==> flow/design.v <==
module RSA_IP #(parameter WIDTH = 3) (
    IN_P, IN_Q, IN_E,
    OUT_N, OUT_D 
);
input  [WIDTH-1:0]   IN_P, IN_Q;
input  [WIDTH*2-1:0] IN_E;
output [WIDTH*2-1:0] OUT_N, OUT_D;
genvar k ; 
assign OUT_N = IN_P * IN_Q ;
wire [WIDTH*2-2:0] phi_N ;
assign phi_N = (IN_P - 1) * (IN_Q - 1) ;
wire        [WIDTH*2-2:0] r        [0:2*WIDTH-1] ;
wire signed [WIDTH*2-1:0] t        [0:2*WIDTH-1] ;
wire        [4:0]         quotient [0:2*WIDTH-1] ;
assign r[0] = phi_N ;
assign t[0] = 0 ;
assign quotient[0] = 0 ;
assign r[1] = IN_E ;
assign t[1] = 1 ;
assign quotient[1] = 0 ;
generate
	for (k=2 ; k< (2*WIDTH) ; k=k+1) begin : gen_d_level
		assign quotient[k] = r[k-2]  /  r[k-1] ; 
		assign t[k] = (r[k-1] ==1)? t[k-1]         : t[k-2]  - quotient[k] * t[k-1] ;
		assign r[k] = (r[k-1] ==1)? 1 				: r[k-2]  - quotient[k] * r[k-1] ;
	end
endgenerate
assign OUT_D =(t[(2*WIDTH)-1] > 0 ) ? t[(2*WIDTH)-1] : t[(2*WIDTH)-1] + phi_N; 
endmodule
module RSA_TOP (
    clk, rst_n, in_valid,
    in_p, in_q, in_e, in_c,
    out_valid, out_m
);
input clk, rst_n, in_valid;
input [3:0] in_p, in_q;
input [7:0] in_e, in_c;
output reg out_valid;
output reg [7:0] out_m;
parameter WIDTH = 4 ;
parameter ST_IN = 0 ;
parameter ST_OUT = 1 ;  
reg current_state  ;
reg next_state  ;
reg  [WIDTH*2-1:0] c_text , c_wait_1 ;
reg  [WIDTH-1  :0] get_p, get_q ;
reg  [WIDTH*2-1:0] get_e ;
reg  [WIDTH*2-1:0] decrypted_text  ;
reg  [WIDTH*2-1:0] decrypted_text_wait_1  ;
wire [WIDTH*2-1:0] OUT_D, OUT_N ;
reg  [WIDTH*2-1:0] private_D , private_N ;
reg  [2:0] count_number ;
reg  [2:0] count_out ; 
integer i  ;
reg count_1 ;
always@(posedge clk, negedge rst_n)
begin
	if(!rst_n)
		begin
			count_1 <= 'd0 ;
		end
	else if (current_state == ST_IN)
		begin
			if (in_valid) begin
				if(count_1 !=1) 
					count_1 <= count_1 + 'd1 ;
			end
		end
	else
		count_1 <= 'd0 ;
end	
reg [2:0] count_8 ;
always@(posedge clk, negedge rst_n)
begin
	if(!rst_n)
		begin
			count_8 <= 'd0 ;
		end
	else if (current_state == ST_IN)
		begin
			if (in_valid) begin
				count_8 <= count_8 + 'd1 ;
			end
		end
	else if (current_state == ST_OUT)
		begin
			count_8 <= count_8 + 'd1 ;
		end
	else
		count_8 <= 'd0 ;
end
always@(posedge clk, negedge rst_n)
begin
	if(!rst_n)
		begin
			get_e <='d0;
			get_p <='d0;
			get_q <='d0;
		end
	else 
		begin
			if (count_1 == 0)
				begin
					get_e <= in_e ;
					get_p <= in_p ;
					get_q <= in_q ;
				end
		end	
end
always@(posedge clk, negedge rst_n)
begin
	if(!rst_n)
		begin
				c_text <= 'd0;
		end
	else if (current_state == ST_IN)
		begin
			if(in_valid ) 
				c_text <= in_c;
		end
end
always@ (posedge clk , negedge rst_n )begin
	if (!rst_n )begin
		c_wait_1 <= 'd0 ;
	end else begin
		c_wait_1 <= c_text ;
	end
end
always@(posedge clk, negedge rst_n)
begin
	if(!rst_n)begin
			private_D <= 'd0;
			private_N <= 'd0;
	end
	else if (current_state == ST_IN)begin
			if (count_1 == 1)begin
				private_D <= OUT_D;
				private_N <= OUT_N;
			end
	end
end
RSA_IP #(.WIDTH(WIDTH)) U0 ( .IN_P(get_p) , .IN_Q(get_q) , .IN_E(get_e) , .OUT_N (OUT_N) , .OUT_D (OUT_D) )  ; 
wire [WIDTH*2-1:0] a0 , a1  ;
wire [WIDTH*4-1:0] a0_square ;
assign a0 = c_wait_1 % private_N ;	 
assign a0_square = a0*a0 ;  
assign a1 = (a0_square)  % private_N ;	 
reg [WIDTH*2-1:0] pipe_a0 , pipe_a1 ;
always@(posedge clk , negedge rst_n)begin
	if (!rst_n)begin
		pipe_a0    <= 'd0 ;
		pipe_a1    <= 'd0 ;
	end else begin
		pipe_a0 <= a0 ;
		pipe_a1 <= a1 ;
	end
end
wire [WIDTH*2-1:0] a0_a1_value ; 
reg [WIDTH*2-1:0] tmp_1_to_2 ;
wire [WIDTH*2-1:0] a2, a3 ;
wire [WIDTH*4-1:0] pipe_a1_square  ;
wire [WIDTH*4-1:0] a2_square   ;
wire [WIDTH*4-1:0] pipe_a0_mult_a1 ;
assign pipe_a1_square  = (pipe_a1 * pipe_a1) ;
assign pipe_a0_mult_a1 = (pipe_a0 * pipe_a1) ; 
assign a2_square   = (a2      * a2 ) ; 
assign a0_a1_value = (pipe_a0_mult_a1  ) % private_N ; 
assign a2          = (pipe_a1_square   ) % private_N ;
assign a3      = (a2_square    ) % private_N ; 
always@(*)begin
	if (private_D[0] == 1  && private_D[1] == 1)begin
		tmp_1_to_2 = a0_a1_value ;
	end else if (private_D[0] == 1  && private_D[1] == 0)begin
		tmp_1_to_2 = pipe_a0 ;
	end else if (private_D[0] == 0  && private_D[1] == 1)begin
		tmp_1_to_2 = pipe_a1 ;
	end else begin   
		tmp_1_to_2 = 0 ;
	end
end
reg [WIDTH*2-1:0] pipe_a3 , pipe_tmp1 , pipe_a2;
always@(posedge clk , negedge rst_n)begin
	if (!rst_n)begin
		pipe_a3    <= 'd0 ;
		pipe_tmp1  <= 'd0 ;
		pipe_a2    <= 'd0 ;
	end else begin
		pipe_tmp1  <= tmp_1_to_2 ;
		pipe_a3    <= a3 ;
		pipe_a2    <= a2 ; 
	end
end
reg [WIDTH*2-1:0] tmp_2_to_3 ;
wire [WIDTH*2-1:0] a4, a5 ;
wire [WIDTH*4-1:0] pipe_a3_square  ;
wire [WIDTH*4-1:0] tmp_a4_square   ;
assign pipe_a3_square  = (pipe_a3 * pipe_a3 ) ;
assign tmp_a4_square   = (a4  * a4  ) ;
assign a4 = (pipe_a3_square )%private_N ; 
assign a5 = (tmp_a4_square  )%private_N ;
wire [WIDTH*4-1:0] pipe_a2_a3 ;
assign pipe_a2_a3 = pipe_a2 * pipe_a3 ; 
wire [WIDTH*2-1:0] a2_a3_value ;
assign a2_a3_value = pipe_a2_a3% private_N ; 
always@(*)begin
	if (private_D[2] == 1  && private_D[3] == 1)begin
		tmp_2_to_3 = a2_a3_value ;
	end else if (private_D[2] == 1  && private_D[3] == 0)begin
		tmp_2_to_3 = pipe_a2 ;
	end else if (private_D[2] == 0  && private_D[3] == 1)begin
		tmp_2_to_3 = pipe_a3 ;
	end else begin   
		tmp_2_to_3 = 0 ;
	end
end
reg [WIDTH*2-1:0] pipe_a5 , pipe_tmp2_0 , pipe_a4 , pipe_tmp2_1 ;
reg in_valid_3 ; 
always@(posedge clk , negedge rst_n)begin
	if (!rst_n)begin
		pipe_a5        <= 'd0 ;
		pipe_a4        <= 'd0 ;
		pipe_tmp2_0    <= 'd0 ;
		pipe_tmp2_1    <= 'd0 ;
	end else begin
		pipe_a5      <= a5 ;
		pipe_a4      <= a4 ;
		pipe_tmp2_0  <= pipe_tmp1 ; 
		pipe_tmp2_1  <= tmp_2_to_3 ; 
	end
end
reg [WIDTH*2-1:0] tmp_3_to_4_0 , tmp_3_to_4_1 ;
wire [WIDTH*2-1:0] a6 ;
wire [WIDTH*4-1:0] pipe_a5_square ;
assign pipe_a5_square = (pipe_a5 * pipe_a5 ) ;
assign a6     = (pipe_a5_square)%private_N ; 
wire [WIDTH*4-1:0] pipe_a4_a5 ;
assign pipe_a4_a5  = pipe_a4 * pipe_a5 ; 
wire [WIDTH*2-1:0] a4_a5_value ;
assign a4_a5_value = pipe_a4_a5 % private_N ; 
wire [WIDTH*4-1:0] pipe_tmp0_tmp1 ;
assign pipe_tmp0_tmp1 = pipe_tmp2_0 * pipe_tmp2_1 ; 
wire [WIDTH*2-1:0] tmp0_tmp1_value ;
assign tmp0_tmp1_value = pipe_tmp0_tmp1 % private_N ; 
always@(*)begin    
	if (private_D[4] == 1  && private_D[5] == 1)begin
		tmp_3_to_4_0 = a4_a5_value ;
	end else if (private_D[4] == 1  && private_D[5] == 0)begin
		tmp_3_to_4_0 = pipe_a4 ;
	end else if (private_D[4] == 0  && private_D[5] == 1)begin
		tmp_3_to_4_0 = pipe_a5 ;
	end else begin   
		tmp_3_to_4_0 = 0 ;
	end
end
always@(*)begin
	if (pipe_tmp2_0 == 0  && pipe_tmp2_1 == 0)begin
		tmp_3_to_4_1 = 0 ;
	end else if (pipe_tmp2_0 == 0 ) begin
		tmp_3_to_4_1 = pipe_tmp2_1 ;
	end else if (pipe_tmp2_1 == 0)begin
		tmp_3_to_4_1 = pipe_tmp2_0 ;
	end else begin  
		tmp_3_to_4_1 = tmp0_tmp1_value ;
	end
end
reg [WIDTH*2-1:0] pipe_a6 , pipe_tmp3_0 , pipe_tmp3_1 ;
always@(posedge clk , negedge rst_n)begin
	if (!rst_n)begin
		pipe_a6	     <= 'd0 ;
		pipe_tmp3_0  <= 'd0 ;
	 	pipe_tmp3_1  <= 'd0 ; 
	end else begin
		pipe_a6	      <= a6 ;
		pipe_tmp3_0   <= tmp_3_to_4_0 ; 
		pipe_tmp3_1   <= tmp_3_to_4_1 ; 
	end
end
reg [WIDTH*2-1:0] tmp_4_to_5 ; 
wire [WIDTH*4-1:0] pipe_tmp3_0_tmp3_1 ;
assign pipe_tmp3_0_tmp3_1 = pipe_tmp3_0 * pipe_tmp3_1 ;
wire [WIDTH*2-1:0] tmp3_0_tmp3_1_value ;
assign  tmp3_0_tmp3_1_value = pipe_tmp3_0_tmp3_1 % private_N ; 
always@(*)begin
	if (pipe_tmp3_0 == 0  && pipe_tmp3_1 == 0)begin
		tmp_4_to_5 = 0 ;
	end else if (pipe_tmp3_0 == 0 ) begin
		tmp_4_to_5 = pipe_tmp3_1 ;
	end else if (pipe_tmp3_1 == 0)begin
		tmp_4_to_5 = pipe_tmp3_0 ;
	end else begin  
		tmp_4_to_5 = tmp3_0_tmp3_1_value ;
	end
end
reg [WIDTH*2-1:0] pipe_tmp5_0, pipe_tmp5_1 ;
always@(posedge clk , negedge rst_n)begin
	if (!rst_n)begin
		pipe_tmp5_0 <= 'd0 ;
		pipe_tmp5_1 <= 'd0 ;
	end else begin
		pipe_tmp5_0 <= pipe_a6 ;
		pipe_tmp5_1 <= tmp_4_to_5 ; 
	end
end
reg [WIDTH*2-1:0] tmp_5_to_6 ; 
wire [WIDTH*4-1:0] pipe_tmp5_0_tmp5_1 ;
assign pipe_tmp5_0_tmp5_1 = pipe_tmp5_0 * pipe_tmp5_1 ;
wire [WIDTH*2-1:0] tmp5_0_tmp5_1_value ;
assign tmp5_0_tmp5_1_value = pipe_tmp5_0_tmp5_1 % private_N ; 
always@(*)begin
	if (private_D[6] == 0  && pipe_tmp5_1 == 0)begin
		tmp_5_to_6 = 0 ;
	end else if (private_D[6] == 0 ) begin
		tmp_5_to_6 = pipe_tmp5_1 ;
	end else if (pipe_tmp5_1 == 0)begin
		tmp_5_to_6 = pipe_tmp5_0 ;
	end else begin  
		tmp_5_to_6 = tmp5_0_tmp5_1_value ;
	end
end
always@(posedge clk , negedge rst_n)begin
	if (!rst_n)begin
		decrypted_text <= 'd0 ;
	end else begin
		decrypted_text <= tmp_5_to_6 ; 
	end
end
always@(posedge clk , negedge rst_n)
begin
	if(!rst_n)
		begin
			out_valid <= 'd0; 
			out_m     <= 'd0; 
		end
	else if (current_state == ST_OUT)
		begin
			out_valid <= 'd1 ;
			out_m	  <= decrypted_text ;
		end
	else 
		begin
			out_valid <= 'd0 ;
			out_m	  <= 'd0 ;
		end
end
always@ (posedge clk , negedge rst_n)
begin
	if (!rst_n ) begin
		current_state <= ST_IN ;
	end else begin
		current_state <= next_state ;
	end
end
always@(*)begin
	case(current_state)
		ST_IN : begin
				if (count_8 == 7 )
					next_state = ST_OUT ; 
				else 
					next_state = ST_IN ; 
		end
		ST_OUT : begin
				if (count_8 == 7)
					next_state = ST_IN ;
				else 
					next_state = ST_OUT ; 
		end
		default : next_state = ST_IN ; 
	endcase
end
endmodule
-- From RTL to reports: RSA_TOP
The steps from the RTL of RSA_TOP to its reports follow in flow order.
Lines are those of the file above, counted from 1.
Operators: Yosys type, input widths -> output width; for muxes data width and select width s.
Library cell names are shortened.
The mark -- stands for no value.
- top module: RSA_TOP
- clock input: clk
- standard-cell library: sky130hd
- timing corner: tt_025C_1v80

-- After elaboration
Yosys after proc, flatten, opt, wreduce and memory -nomap, before mapping. Print and check cells are not counted. Equal cells are merged and count once.
- noted bits in registers: 180
- bits of input ports at 27
- noted output and inout port bits: 9
- elaborated cells at 162
- add/subtract/negate cells at 16
- $mul at 24
- divide/modulo/power cells: 19
- order comparisons at 1
- eq/ne operators: 7
- noted multiplexer cells: 40
- bitwise gates (word level) at 8
- noted reductions and logical operators: 20
- operator list (operator ; number):
    $mod 16x8->16 ; 12
    $mul 8x8->16 ; 12
    $mul 32x32->7 ; 1
    $div 7x7->7 ; 6
    $mul 5x8->8 ; 5
    $mux 8 ; 25
    $mul 5x7->7 ; 5
    $mod 8x8->8 ; 1
    $eq 7x1->1 const B ; 6
    $mux 7 ; 6
    $logic_not 8->1 ; 5
    $sub 7x7->7 ; 5
    $mul 4x4->8 ; 1
    $sub 8x8->8 ; 4
    $logic_and 1x1->1 ; 12
    $sub 4x1->5 const B ; 2
    $sub 1x8->8 const A ; 1
    $not 1->1 ; 8
    $gt 8x1->1 const B ; 1
    $add 7x7->7 ; 1
    $sub 1x5->6 const A ; 1
    $mux 3 ; 2
    $mux 1 ; 6
    $reduce_and 2->1 ; 2
    $add 3x1->3 const B ; 1
    $eq 3x3->1 const B ; 1
    $reduce_bool 2->1 ; 1
    $pmux 1 s2 ; 1
    $add 1x1->1 const B ; 1

-- Depth
Longest topological path by Yosys (ltp), each cell counted once; first at word level (registers and memories cut), then after technology mapping (sequential cells cut; the memories' decode and read muxes count).
- depth in word-level cells at 28
- ABC_AREA: 0
- gate-level depth with buffers: 428
- noted depth with buffers taken out: 405

-- Mapped cells and area
Source: synth_stat.txt of the flow (Yosys; design flattened, memories mapped). It holds for the ABC_AREA given above (unset counts as 0); a run with the other value may have another netlist.
Totals and module areas in this step are rounded.
- cell count: 13935
- noted chip area (Yosys): 106000 um^2
- sequential area at 4500 um^2
- mapped flip-flops: 180
- buffers: 347
- cells by type (type ; number ; total area (um^2)):
    ha_1 ; 1973 ; 2.47E+04
    fa_1 ; 527 ; 1.06E+04
    o21a_1 ; 839 ; 6.3E+03
    nand2_1 ; 1307 ; 4.91E+03
    dfrtp_1 ; 180 ; 4504.32
    nor2_1 ; 1149 ; 4.31E+03
    xnor2_1 ; 481 ; 4212.79
    inv_1 ; 1091 ; 4.1E+03
    nor3_1 ; 807 ; 4.04E+03
    mux2_2 ; 326 ; 3.67E+03
    o21ai_0 ; 702 ; 3513.37
    a21oi_1 ; 665 ; 3.33E+03
    o31ai_1 ; 375 ; 2815.2
    a21o_1 ; 342 ; 2.57E+03
    and2_1 ; 329 ; 2.06E+03
    xor2_1 ; 229 ; 2.01E+03
    mux2i_1 ; 189 ; 1.89E+03
    nand2b_1 ; 215 ; 1345.04
Not listed: further types 121, cells in them 2209.
By module: a second synthesis without flattening, with its own total; a netlist apart from the flattened one above.
- cells (unflattened synthesis) at 14178
- area total of the unflattened synthesis at 108000 um^2
Rows give one instance, submodules left out.
- modules (module ; instances ; cells ; area (um^2) ; sequential area (um^2)):
    RSA_TOP ; 1 ; 11697 ; 89000 ; 4530
    RSA_IP #(WIDTH=4) ; 1 ; 2481 ; 18600 ; 0.0

-- Timing after synthesis
Source: OpenSTA report_checks on the synthesized netlist (no wires, ideal clock, input and output delay 20% of the period each), path of least setup slack; recovery checks are left aside. Register names are those of the netlist, which keeps one name where synthesis merged equal registers.
- path type: reg2reg
- start point: register get_q[0]
- end point: register private_D[1]
- period: 90.0 ns
- noted library setup time: 0.126 ns
- time at the first pin: 0.000 ns
- data arrival time: 79.550 ns
- required time: 89.874 ns
- noted setup slack: 10.324 ns
- path delay at 79.676 ns
- noted driving pins on the path: 389
- noted buffers on the path: 28
- noted period reached after synthesis: 79.676 ns
"path delay" is the arrival time less input delay plus setup time.
"driving pins on the path": output pins that drive a net of the path, with the launching flip-flop's if there is one; two outputs of one cell count as two.
"period reached after synthesis" is the clock period less the worst setup slack; recovery checks do not enter. This is arithmetic on one report: input and output delays are still those of the set period (20% each).
The rows between start and end are the longest chain of elaborated cells between them; the timing report does not say that the signal goes this way. Where chains are equally long, one stands for them.
Each line given opens the expression or statement behind the cell; cells for indexed reads and writes are added by Yosys, which also makes memories of some case tables.
- cell sequence: dfrtp_1 clkbuf_1 inv_1 ha_1 xnor2_1 or2_2 fa_1 inv_1 ha_1 fa_1 fa_1 ha_1 a21oi_1 xnor2_1 xnor2_1 xnor2_1 ha_1 a21oi_1 (+353 left out) nand2b_1 a21oi_1 clkbuf_1 nand2b_1 fa_1 inv_1 fa_1 fa_1 inv_1 ha_1 or2_2 a21oi_1 a31oi_1 xnor3_1 mux2i_1 or4_1 clkbuf_1 a221o_1
- noted cells in the longest elaborated chain: 28
- elaborated cells between the ends (all ways) at 48
- those cells by class: 13 x add/sub; 11 x mul; 6 x div; 1 x compare; 5 x eq/ne; 12 x mux
- ends and longest elaborated chain, post-synthesis (what ; RTL line ; text):
    from (decl) ; 46 ; reg  [WIDTH-1  :0] get_p, get_q ;
    from (assign) ; 98 ; get_q <='d0;
    from (assign) ; 106 ; get_q <= in_q ;
    $sub 4x1->5 ; 11 ; assign phi_N = (IN_P - 1) * (IN_Q - 1) ;
    $mul 32x32->7 ; 11 ;
    $div 7x7->7 ; 23 ; assign quotient[k] = r[k-2] / r[k-1] ;
    $mul 5x7->7 ; 25 ; assign r[k] = (r[k-1] ==1)? 1 : r[k-2] - quotient[k] * r[k-1] ;
    $sub 7x7->7 ; 25 ;
    $mux 7 ; 25 ;
    $div 7x7->7 ; 23 ;
    (+14 left out) ; -- ;
    $mux 7 ; 25 ;
    $div 7x7->7 ; 23 ;
    $mul 5x8->8 ; 24 ; assign t[k] = (r[k-1] ==1)? t[k-1] : t[k-2] - quotient[k] * t[k-1] ;
    $sub 8x8->8 ; 24 ;
    $mux 8 ; 24 ;
    $add 7x7->7 ; 28 ; assign OUT_D =(t[(2*WIDTH)-1] > 0 ) ? t[(2*WIDTH)-1] : t[(2*WIDTH)-1] + phi_N;
    $mux 7 ; 28 ;
    to (assign) ; 132 ; private_D <= 'd0;
    to (assign) ; 137 ; private_D <= OUT_D;

-- Worst path after layout
From the final timing report of record 2: the path of least setup slack in the routed layout; clock arrival at registers is part of the times.
- path type: reg2reg
- start point: register get_p[0]
- end point: register private_D[6]
- period: 85.7 ns
- noted library setup time: 0.12 ns
- time at the first pin: 0.57 ns
- data arrival time: 80.48 ns
- required time: 86.14 ns
- noted setup slack: 5.66 ns
- noted driving pins on the path: 388
- noted buffers on the path: 17
The rows between start and end are the longest chain of elaborated cells between them; the timing report does not say that the signal goes this way. Where chains are equally long, one stands for them.
- cell sequence: dfrtp_2 inv_1 ha_1 xnor2_1 or2_2 fa_1 inv_1 ha_1 fa_1 fa_1 ha_1 a21oi_1 xnor2_1 xnor2_1 xnor2_2 ha_1 a21oi_1 ha_1 (+352 left out) a21oi_1 buf_4 or2_2 fa_1 inv_1 fa_1 fa_1 inv_1 ha_1 and3_1 a21oi_1 a31oi_1 xnor3_1 mux2i_1 or4_4 nand2_1 xnor2_1 o21ai_0
- noted cells in the longest elaborated chain: 28
- elaborated cells between the ends (all ways) at 48
- those cells by class: 13 x add/sub; 11 x mul; 6 x div; 1 x compare; 5 x eq/ne; 12 x mux
- ends and longest elaborated chain, after layout (what ; RTL line ; text):
    from (decl) ; 46 ; reg  [WIDTH-1  :0] get_p, get_q ;
    from (assign) ; 97 ; get_p <='d0;
    from (assign) ; 105 ; get_p <= in_p ;
    $sub 4x1->5 ; 11 ; assign phi_N = (IN_P - 1) * (IN_Q - 1) ;
    $mul 32x32->7 ; 11 ;
    $div 7x7->7 ; 23 ; assign quotient[k] = r[k-2] / r[k-1] ;
    $mul 5x7->7 ; 25 ; assign r[k] = (r[k-1] ==1)? 1 : r[k-2] - quotient[k] * r[k-1] ;
    $sub 7x7->7 ; 25 ;
    $mux 7 ; 25 ;
    $div 7x7->7 ; 23 ;
    (+14 left out) ; -- ;
    $mux 7 ; 25 ;
    $div 7x7->7 ; 23 ;
    $mul 5x8->8 ; 24 ; assign t[k] = (r[k-1] ==1)? t[k-1] : t[k-2] - quotient[k] * t[k-1] ;
    $sub 8x8->8 ; 24 ;
    $mux 8 ; 24 ;
    $add 7x7->7 ; 28 ; assign OUT_D =(t[(2*WIDTH)-1] > 0 ) ? t[(2*WIDTH)-1] : t[(2*WIDTH)-1] + phi_N;
    $mux 7 ; 28 ;
    to (assign) ; 132 ; private_D <= 'd0;
    to (assign) ; 137 ; private_D <= OUT_D;

Wiki page: RSA_TOP / flow data

RSA_TOP through Yosys and OpenROAD on sky130hd: 4 stored runs, unordered, with their settings and measured results. The constraints put input and output delay at 20% of the set period each and load the outputs with 0.01 pF.
"achieved period" = clock period - worst setup slack. The figure is calculated, with input and output delays left at 20% of the set period.
By "time used up by the worst setup path" is meant the share of the clock period that the worst setup path is allowed (20% is reserved at inputs, 20% at outputs), minus its slack. Clock arrival times at its registers enter into it.
The measured numbers are rounded.

Record 1

==> flow/run.sh <==
#!/bin/bash
# the make line also repeats the synthesis and layout settings of config.mk as NAME=value (left out here)
make -C /OpenROAD-flow-scripts/flow DESIGN_CONFIG=/design/flow/config.mk WORK_HOME=/design/flow/orfs CLKGATE_MAP_FILE= finish
==> flow/config.mk <==
export PLATFORM = sky130hd
export DESIGN_NAME = RSA_TOP
export DESIGN_NICKNAME = RSA_TOP
export VERILOG_FILES = /design/flow/design.v
export SDC_FILE = /design/flow/constraint.sdc
export NUM_CORES = 4
export LEC_CHECK = 0
export ABC_AREA = 1
export CAP_MARGIN = 10
export CELL_PAD_IN_SITES_DETAIL_PLACEMENT = 1
export CELL_PAD_IN_SITES_GLOBAL_PLACEMENT = 2
export CORE_MARGIN = 9
export CORE_UTILIZATION = 40
export CTS_CLUSTER_SIZE = 31
export GPL_ROUTABILITY_DRIVEN = 0
export HOLD_SLACK_MARGIN = 0.2
export MAX_ROUTING_LAYER = met4
export MIN_ROUTING_LAYER = met2
export PLACE_DENSITY_LB_ADDON = 0.1
export SETUP_SLACK_MARGIN = 5.0
export SLEW_MARGIN = 40
==> flow/constraint.sdc <==
create_clock -name core_clock -period 53.3 [get_ports {clk}]
set_input_delay 10.6600 -clock core_clock [delete_from_list [all_inputs] [get_ports {clk}]]
set_output_delay 10.6600 -clock core_clock [all_outputs]
set_load 0.01 [all_outputs]

Record 1: stopped before the end: routing reported GRT-0232.

Record 2

==> flow/run.sh <==
#!/bin/bash
# the make line also repeats the synthesis and layout settings of config.mk as NAME=value (left out here)
make -C /OpenROAD-flow-scripts/flow DESIGN_CONFIG=/design/flow/config.mk WORK_HOME=/design/flow/orfs CLKGATE_MAP_FILE= finish
==> flow/config.mk <==
export PLATFORM = sky130hd
export DESIGN_NAME = RSA_TOP
export DESIGN_NICKNAME = RSA_TOP
export VERILOG_FILES = /design/flow/design.v
export SDC_FILE = /design/flow/constraint.sdc
export NUM_CORES = 4
export LEC_CHECK = 0
export CAP_MARGIN = 20
export CORE_MARGIN = 2
export CORE_UTILIZATION = 40
export SLEW_MARGIN = 20
==> flow/constraint.sdc <==
create_clock -name core_clock -period 85.7 [get_ports {clk}]
set_input_delay 17.1400 -clock core_clock [delete_from_list [all_inputs] [get_ports {clk}]]
set_output_delay 17.1400 -clock core_clock [all_outputs]
set_load 0.01 [all_outputs]

Measured in record 2:
- synthesis area at 106,000 um^2
- area of the die at 270,000 um^2
- noted the standard-cell area of the final layout: 112,000 um^2
- utilization in the final report at 42.5 %
- noted the setup slack of the worst path: 5.66 ns
- total negative slack on setup checks at 0.000 ns
- noted the worst-case hold slack: 0.355 ns
- achieved period at 80.043 ns
- time used up by the worst setup path: 80.04 ns
- worst path kind: reg2reg

Record 3

==> flow/run.sh <==
#!/bin/bash
# the make line also repeats the synthesis and layout settings of config.mk as NAME=value (left out here)
make -C /OpenROAD-flow-scripts/flow DESIGN_CONFIG=/design/flow/config.mk WORK_HOME=/design/flow/orfs CLKGATE_MAP_FILE= finish
==> flow/config.mk <==
export PLATFORM = sky130hd
export DESIGN_NAME = RSA_TOP
export DESIGN_NICKNAME = RSA_TOP
export VERILOG_FILES = /design/flow/design.v
export SDC_FILE = /design/flow/constraint.sdc
export NUM_CORES = 4
export LEC_CHECK = 0
export CAP_MARGIN = 20
export CELL_PAD_IN_SITES_GLOBAL_PLACEMENT = 2
export CORE_ASPECT_RATIO = 1.77
export CORE_MARGIN = 10
export CORE_UTILIZATION = 19
export CTS_CLUSTER_DIAMETER = 162
export GPL_TIMING_DRIVEN = 0
export MAX_ROUTING_LAYER = met4
export MIN_ROUTING_LAYER = met2
export PLACE_DENSITY = 0.71
export SETUP_SLACK_MARGIN = -2.0
export SLEW_MARGIN = 30
export TNS_END_PERCENT = 75
==> flow/constraint.sdc <==
create_clock -name core_clock -period 70.5 [get_ports {clk}]
set_input_delay 14.1000 -clock core_clock [delete_from_list [all_inputs] [get_ports {clk}]]
set_output_delay 14.1000 -clock core_clock [all_outputs]
set_load 0.01 [all_outputs]

Measured in record 3:
- synthesis area at 106,000 um^2
- area of the die at 591,000 um^2
- noted the standard-cell area of the final layout: 129,000 um^2
- utilization in the final report at 23.2 %
- noted the setup slack of the worst path: -3.83 ns
- total negative slack on setup checks at -28.4 ns
- noted the worst-case hold slack: 0.353 ns
- achieved period at 74.332 ns
- time used up by the worst setup path: 74.33 ns
- worst path kind: reg2reg

Record 4

==> flow/run.sh <==
#!/bin/bash
# the make line also repeats the synthesis and layout settings of config.mk as NAME=value (left out here)
make -C /OpenROAD-flow-scripts/flow DESIGN_CONFIG=/design/flow/config.mk WORK_HOME=/design/flow/orfs CLKGATE_MAP_FILE= finish
==> flow/config.mk <==
export PLATFORM = sky130hd
export DESIGN_NAME = RSA_TOP
export DESIGN_NICKNAME = RSA_TOP
export VERILOG_FILES = /design/flow/design.v
export SDC_FILE = /design/flow/constraint.sdc
export NUM_CORES = 4
export LEC_CHECK = 0
export CAP_MARGIN = 40
export CELL_PAD_IN_SITES_GLOBAL_PLACEMENT = 2
export CORE_ASPECT_RATIO = 0.89
export CORE_MARGIN = 10
export CORE_UTILIZATION = 25
export CTS_CLUSTER_DIAMETER = 34
export GPL_TIMING_DRIVEN = 1
export MAX_ROUTING_LAYER = met5
export MIN_ROUTING_LAYER = met2
export PLACE_DENSITY_LB_ADDON = 0.16
export SLEW_MARGIN = 5
export TNS_END_PERCENT = 75
==> flow/constraint.sdc <==
create_clock -name core_clock -period 120.0 [get_ports {clk}]
set_input_delay 24.0000 -clock core_clock [delete_from_list [all_inputs] [get_ports {clk}]]
set_output_delay 24.0000 -clock core_clock [all_outputs]
set_load 0.01 [all_outputs]

Measured in record 4:
- synthesis area at 106,000 um^2
- area of the die at 452,000 um^2
- noted the standard-cell area of the final layout: 115,000 um^2
- utilization in the final report at 27.3 %
- noted the setup slack of the worst path: 28.7 ns
- total negative slack on setup checks at 0.000 ns
- noted the worst-case hold slack: 0.345 ns
- achieved period at 91.330 ns
- time used up by the worst setup path: 91.33 ns
- worst path kind: reg2reg
